==> flow/design.v <==
module clk_ctrl
(
	input				wire				clk_i					,
	input				wire				rstn_i				,	
	input				wire	[15:0]	freq						,
	output			reg				dds1_o					,
	output			reg				dds_o						
);
reg	[31:0]	cnt;
wire	[63:0]	add;
assign add =freq*32'd4294967295/16'd30000;
always@(posedge clk_i or negedge rstn_i)
	if(rstn_i ==1'b0)
		cnt <=32'd0;
	else
		cnt <=cnt +add; 
always@(posedge clk_i or negedge rstn_i)
	if(rstn_i ==1'b0)
		dds_o <=1'b0;
	else if(cnt >=32'd2147483648)
		dds_o <=1'b1;
	else
		dds_o <=1'b0;		
reg	[31:0]	cnt1;
wire	[63:0]	add1;
assign add1 =(freq/8'd36)*32'd4294967295/16'd3000;
always@(posedge clk_i or negedge rstn_i)
	if(rstn_i ==1'b0)
		cnt1 <=32'd0;
	else
		cnt1 <=cnt1 +add1; 
always@(posedge clk_i or negedge rstn_i)
	if(rstn_i ==1'b0)
		dds1_o <=1'b0;
	else if(cnt1 >=32'd2147483648)
		dds1_o <=1'b1;
	else
		dds1_o <=1'b0;		
endmodule
## Reports on clk_ctrl

What the tools print for clk_ctrl, step after step.
Line numbers count from 1 in the design file above.
Operators: Yosys type, input widths -> output width; for muxes data width and select width s.
The mark -- stands for no value.

- Top: clk_ctrl
- Clock: clk_i
- Library: sky130hd
- Corner: tt_025C_1v80

## Word-level counts

Source: Yosys, flattened and elaborated, memories not mapped. Widths are those after wreduce; folded enables and synchronous resets count as part of the registers. Registers that Yosys merges into a memory's read port (data or address) are not register bits. Print and check cells do not count. Equal cells are merged and count once.

- Input bits: 18
- Output and inout port bits: 2
- Register bits: 66

- $lt $le $gt $ge: 2
- Multiply operators: 2
- Div/mod/pow operators: 3
- Mux-type cells: 2
- Add/sub/neg operators: 2

Operator list:

| operator | number |
|---|---|
| $mul 64x32->64 const B | 1 |
| $div 64x15->64 const B | 1 |
| $mul 16x32->48 const B | 1 |
| $div 64x12->64 const B | 1 |
| $div 16x6->64 const B | 1 |
| $add 32x32->32 | 2 |
| $ge 32x32->1 const B | 2 |
| $mux 1 | 2 |

## Longest topological paths

Longest topological path by Yosys (ltp), each cell counted once; first at word level (registers and memories cut), then after technology mapping (sequential cells cut; the memories' decode and read muxes count).

- Word-level depth: 4
- ABC_AREA: 0
- Depth in mapped cells: 275
- Gate-level depth less buffers: 250

## Synthesis result

Source: synth_stat.txt of the flow (Yosys; design flattened, memories mapped). It holds for the ABC_AREA given above (unset counts as 0); a run with the other value may have another netlist.

- Buffers: 246
- Cell area after synthesis: 55,781.0 um^2
- Mapped flip-flops: 66
- Cells in the netlist: 7,093

Cell types:

| cell type | number | total area (um^2) |
|---|---|---|
| sky130_fd_sc_hd__fa_1 | 260 | 5.2E+03 |
| sky130_fd_sc_hd__ha_1 | 395 | 4,942.24 |
| sky130_fd_sc_hd__xnor2_1 | 390 | 3.42E+03 |
| sky130_fd_sc_hd__a21oi_1 | 513 | 2.57E+03 |
| sky130_fd_sc_hd__inv_1 | 539 | 2,023.19 |
| sky130_fd_sc_hd__nand2_1 | 525 | 1,970.64 |
| sky130_fd_sc_hd__nor2_1 | 516 | 1.94E+03 |
| sky130_fd_sc_hd__o21ai_0 | 346 | 1.73E+03 |
| sky130_fd_sc_hd__dfrtp_1 | 66 | 1.65E+03 |
| sky130_fd_sc_hd__xor2_1 | 150 | 1,313.76 |
| sky130_fd_sc_hd__mux2i_1 | 104 | 1.04E+03 |
| sky130_fd_sc_hd__nor3_1 | 203 | 1.02E+03 |
| sky130_fd_sc_hd__nand3_1 | 202 | 1,010.97 |
| sky130_fd_sc_hd__buf_6 | 82 | 923.386 |
| sky130_fd_sc_hd__clkbuf_8 | 59 | 812.029 |
| sky130_fd_sc_hd__o21bai_1 | 98 | 735.706 |
| sky130_fd_sc_hd__o211ai_1 | 92 | 690.662 |
| sky130_fd_sc_hd__a31oi_1 | 97 | 606.832 |

Other cell types: 205; their cells: 2456.

## Path before layout

Path of least setup slack by OpenSTA after synthesis, without wires, with an ideal clock, recovery checks aside; 20% of the period is set as input and as output delay. Where synthesis merged equal registers, the netlist keeps one of their names.

- Kind: input to register
- Start point: in freq[4]
- End point: reg cnt1[30]
- Clock period: 70,000 ps
- Stages: 253
- Library setup time: 123 ps
- Time at the first pin: 14,000 ps
- Path slack: 759 ps
- External input delay: 14,000 ps
- Arrival: 69,119 ps
- Delay of the path: 55,242 ps
- Buffers on the path: 11
- Period reached after synthesis: 69,241 ps

"delay of the path" = arrival - input delay + setup time.
"stages": output pins that drive a net of the path, with the launching flip-flop's if there is one; two outputs of one cell count as two.
"period reached after synthesis" is the clock period less the worst setup slack; recovery checks do not enter. This is arithmetic on one report: input and output delays are still those of the set period (20% each).
Between the ends stands the longest chain of elaborated cells between them, by number of cells; it is not shown to be the way that was timed. Of several equally long chains one is given.
A line is the first line of the expression or statement that the cell stems from. Yosys adds cells for indexed reads and writes and turns some case tables into memories.

- Cells stage by stage: sky130_fd_sc_hd__inv_1 sky130_fd_sc_hd__ha_1 sky130_fd_sc_hd__nand2b_1 sky130_fd_sc_hd__o31ai_1 sky130_fd_sc_hd__nand2_1 sky130_fd_sc_hd__nand2_1 sky130_fd_sc_hd__nand2_1 sky130_fd_sc_hd__nand2_1 sky130_fd_sc_hd__nand2_1 sky130_fd_sc_hd__a21oi_1 sky130_fd_sc_hd__a21oi_1 sky130_fd_sc_hd__xnor2_1 sky130_fd_sc_hd__a21o_1 sky130_fd_sc_hd__a21oi_1 sky130_fd_sc_hd__o21ai_0 sky130_fd_sc_hd__nand2_1 sky130_fd_sc_hd__a21oi_1 sky130_fd_sc_hd__o22ai_1 (+217 left out) sky130_fd_sc_hd__o21bai_1 sky130_fd_sc_hd__a21oi_1 sky130_fd_sc_hd__o21bai_1 sky130_fd_sc_hd__a21oi_1 sky130_fd_sc_hd__o21bai_1 sky130_fd_sc_hd__a21oi_1 sky130_fd_sc_hd__o21bai_1 sky130_fd_sc_hd__a21oi_1 sky130_fd_sc_hd__o21bai_1 sky130_fd_sc_hd__a21oi_1 sky130_fd_sc_hd__o21bai_1 sky130_fd_sc_hd__a21oi_1 sky130_fd_sc_hd__o21bai_1 sky130_fd_sc_hd__a21oi_1 sky130_fd_sc_hd__o21bai_1 sky130_fd_sc_hd__a21o_1 sky130_fd_sc_hd__a21oi_1 sky130_fd_sc_hd__xnor2_1
- Cells in the longest elaborated chain: 4

Ends and longest elaborated chain, post-synthesis:

| element | line | RTL |
|---|---|---|
| from (decl) | 5 | `input wire [15:0] freq ,` |
| $div 16x6->64 | 26 | `assign add1 =(freq/8'd36)*32'd4294967295/16'd3000;` |
| $mul 64x32->64 | 26 |  |
| $div 64x12->64 | 26 |  |
| $add 32x32->32 | 31 | `cnt1 <=cnt1 +add1;` |
| to (assign) | 29 | `cnt1 <=32'd0;` |
| to (assign) | 31 |  |
| to (decl) | 24 | `reg [31:0] cnt1;` |

## Timing after layout

Path of least setup slack in the final report of job 2 (OpenROAD, finished layout, wires in). Where an end is a register, its clock arrival counts in the times.
The report prints the path's times to 10 ps; the period is as set.

- Kind: input to register
- Start point: in freq[4]
- End point: reg cnt1[28]
- External input delay: 15,400 ps
- Clock period: 77,000 ps
- Path slack: 7,780 ps
- Buffers on the path: 36
- Stages: 274
- Time at the first pin: 15,400 ps
- Arrival: 69,590 ps
- Library setup time: 70 ps

Between the ends stands the longest chain of elaborated cells between them, by number of cells; it is not shown to be the way that was timed. Of several equally long chains one is given.

- Cells stage by stage: sky130_fd_sc_hd__buf_6 sky130_fd_sc_hd__inv_2 sky130_fd_sc_hd__ha_1 sky130_fd_sc_hd__nand2b_4 sky130_fd_sc_hd__o31ai_2 sky130_fd_sc_hd__nand2_1 sky130_fd_sc_hd__nand2_2 sky130_fd_sc_hd__nand2_1 sky130_fd_sc_hd__nand2_1 sky130_fd_sc_hd__nand2_2 sky130_fd_sc_hd__a21oi_4 sky130_fd_sc_hd__mux2_4 sky130_fd_sc_hd__or2_2 sky130_fd_sc_hd__buf_4 sky130_fd_sc_hd__nor2_4 sky130_fd_sc_hd__buf_4 sky130_fd_sc_hd__clkinvlp_4 sky130_fd_sc_hd__a21oi_1 (+238 left out) sky130_fd_sc_hd__o21bai_1 sky130_fd_sc_hd__a21oi_1 sky130_fd_sc_hd__o21bai_1 sky130_fd_sc_hd__a21oi_2 sky130_fd_sc_hd__o21bai_1 sky130_fd_sc_hd__a21oi_1 sky130_fd_sc_hd__o21bai_1 sky130_fd_sc_hd__a21oi_1 sky130_fd_sc_hd__o21bai_1 sky130_fd_sc_hd__a21oi_1 sky130_fd_sc_hd__o21bai_1 sky130_fd_sc_hd__a21oi_1 sky130_fd_sc_hd__o21bai_1 sky130_fd_sc_hd__a21oi_1 sky130_fd_sc_hd__o21bai_1 sky130_fd_sc_hd__buf_4 sky130_fd_sc_hd__buf_4 sky130_fd_sc_hd__xor2_1
- Cells in the longest elaborated chain: 4

Ends and longest elaborated chain, post-layout:

| element | line | RTL |
|---|---|---|
| from (decl) | 5 | `input wire [15:0] freq ,` |
| $div 16x6->64 | 26 | `assign add1 =(freq/8'd36)*32'd4294967295/16'd3000;` |
| $mul 64x32->64 | 26 |  |
| $div 64x12->64 | 26 |  |
| $add 32x32->32 | 31 | `cnt1 <=cnt1 +add1;` |
| to (assign) | 29 | `cnt1 <=32'd0;` |
| to (assign) | 31 |  |
| to (decl) | 24 | `reg [31:0] cnt1;` |

Subject: flow runs of clk_ctrl

Hi,

Module clk_ctrl, platform sky130hd: 6 stored runs of the flow (Yosys, OpenROAD) with differing settings, in no particular order. Input and output delays are each 20% of the period that was set; the output load is 0.01 pF.
"achieved period" = clock period - worst setup slack. The figure is calculated, with input and output delays left at 20% of the set period.
"critical setup path time" = time allowed to the worst setup path (clock period - input delay - output delay, where it has them) - its slack; a late launch clock adds to it, a late capture clock takes from it.
"critical setup path time" is known to 10 ps.
A setting shown as . is not set for that run.
Among the results, . means that no value is shown for the run.

| name | job 1 | job 2 | job 3 | job 4 | job 5 | job 6 |
|---|---|---|---|---|---|---|
| CELL_PAD_IN_SITES_DETAIL_PLACEMENT | 2 | . | . | 2 | . | . |
| CELL_PAD_IN_SITES_GLOBAL_PLACEMENT | 3 | 2 | . | . | . | 2 |
| CORE_ASPECT_RATIO | 0.8 | . | . | 0.93 | 1.94 | 1.94 |
| CORE_UTILIZATION | 47 | 19 | 40 | 58 | 40 | 62 |
| CTS_CLUSTER_SIZE | 66 | 77 | . | . | 62 | 99 |
| GPL_TIMING_DRIVEN | 0 | 0 | . | . | 1 | 1 |
| PLACE_DENSITY_LB_ADDON | 0.15 | 0.14 | . | . | 0.24 | 0.24 |
| TNS_END_PERCENT | 15 | 20 | . | 55 | 85 | 75 |
| period_ns | 61.2 | 77.0 | 68.6 | 115.0 | 109.0 | 109.0 |
| CAP_MARGIN | 20 | 20 | 20 | 10 | 35 | 35 |
| CORE_MARGIN | 2 | 2 | 2 | 2 | 8 | 6 |
| SLEW_MARGIN | 20 | 20 | 20 | 20 | 10 | 10 |
| ABC_AREA | . | 0 | . | 1 | 1 | 1 |
| CTS_CLUSTER_DIAMETER | . | 192 | . | 199 | 396 | 217 |
| GPL_ROUTABILITY_DRIVEN | . | 1 | . | 0 | 0 | 0 |
| HOLD_SLACK_MARGIN | . | -0.07 | . | 0.12 | . | . |
| SETUP_SLACK_MARGIN | . | 5.0 | . | 5.0 | . | . |
| MAX_ROUTING_LAYER | . | . | . | met4 | . | . |
| MIN_ROUTING_LAYER | . | . | . | met2 | . | . |
| chip area in the Yosys report (um^2) | . | 55,781.0 | 55,781.0 | . | 51,391.8 | . |
| die footprint (um^2) | . | 297,936.0 | 142,457.0 | . | 140,841.0 | . |
| standard-cell area after layout (um^2) | . | 67,392.1 | 61,211.2 | . | 53,468.8 | . |
| utilization | . | 0.231 | 0.44 | . | 0.418 | . |
| worst setup slack after layout (ps) | . | 7,780 | 2,436 | . | 30,968 | . |
| total negative slack on setup checks (ps) | . | 0 | 0 | . | 0 | . |
| worst hold slack (ps) | . | 483 | 413 | . | 405 | . |
| achieved period (ps) | . | 69,220 | 66,164 | . | 78,031 | . |
| critical setup path time (ps) | . | 53,820 | 52,440 | . | 56,230 | . |
| type of the worst setup path | . | input to register | input to register | . | input to register | . |

Job 1: unfinished; error FLW-0024 in placement
Job 4: unfinished; tool error in placement
Job 6: unfinished; error FLW-0024 in placement

Regards
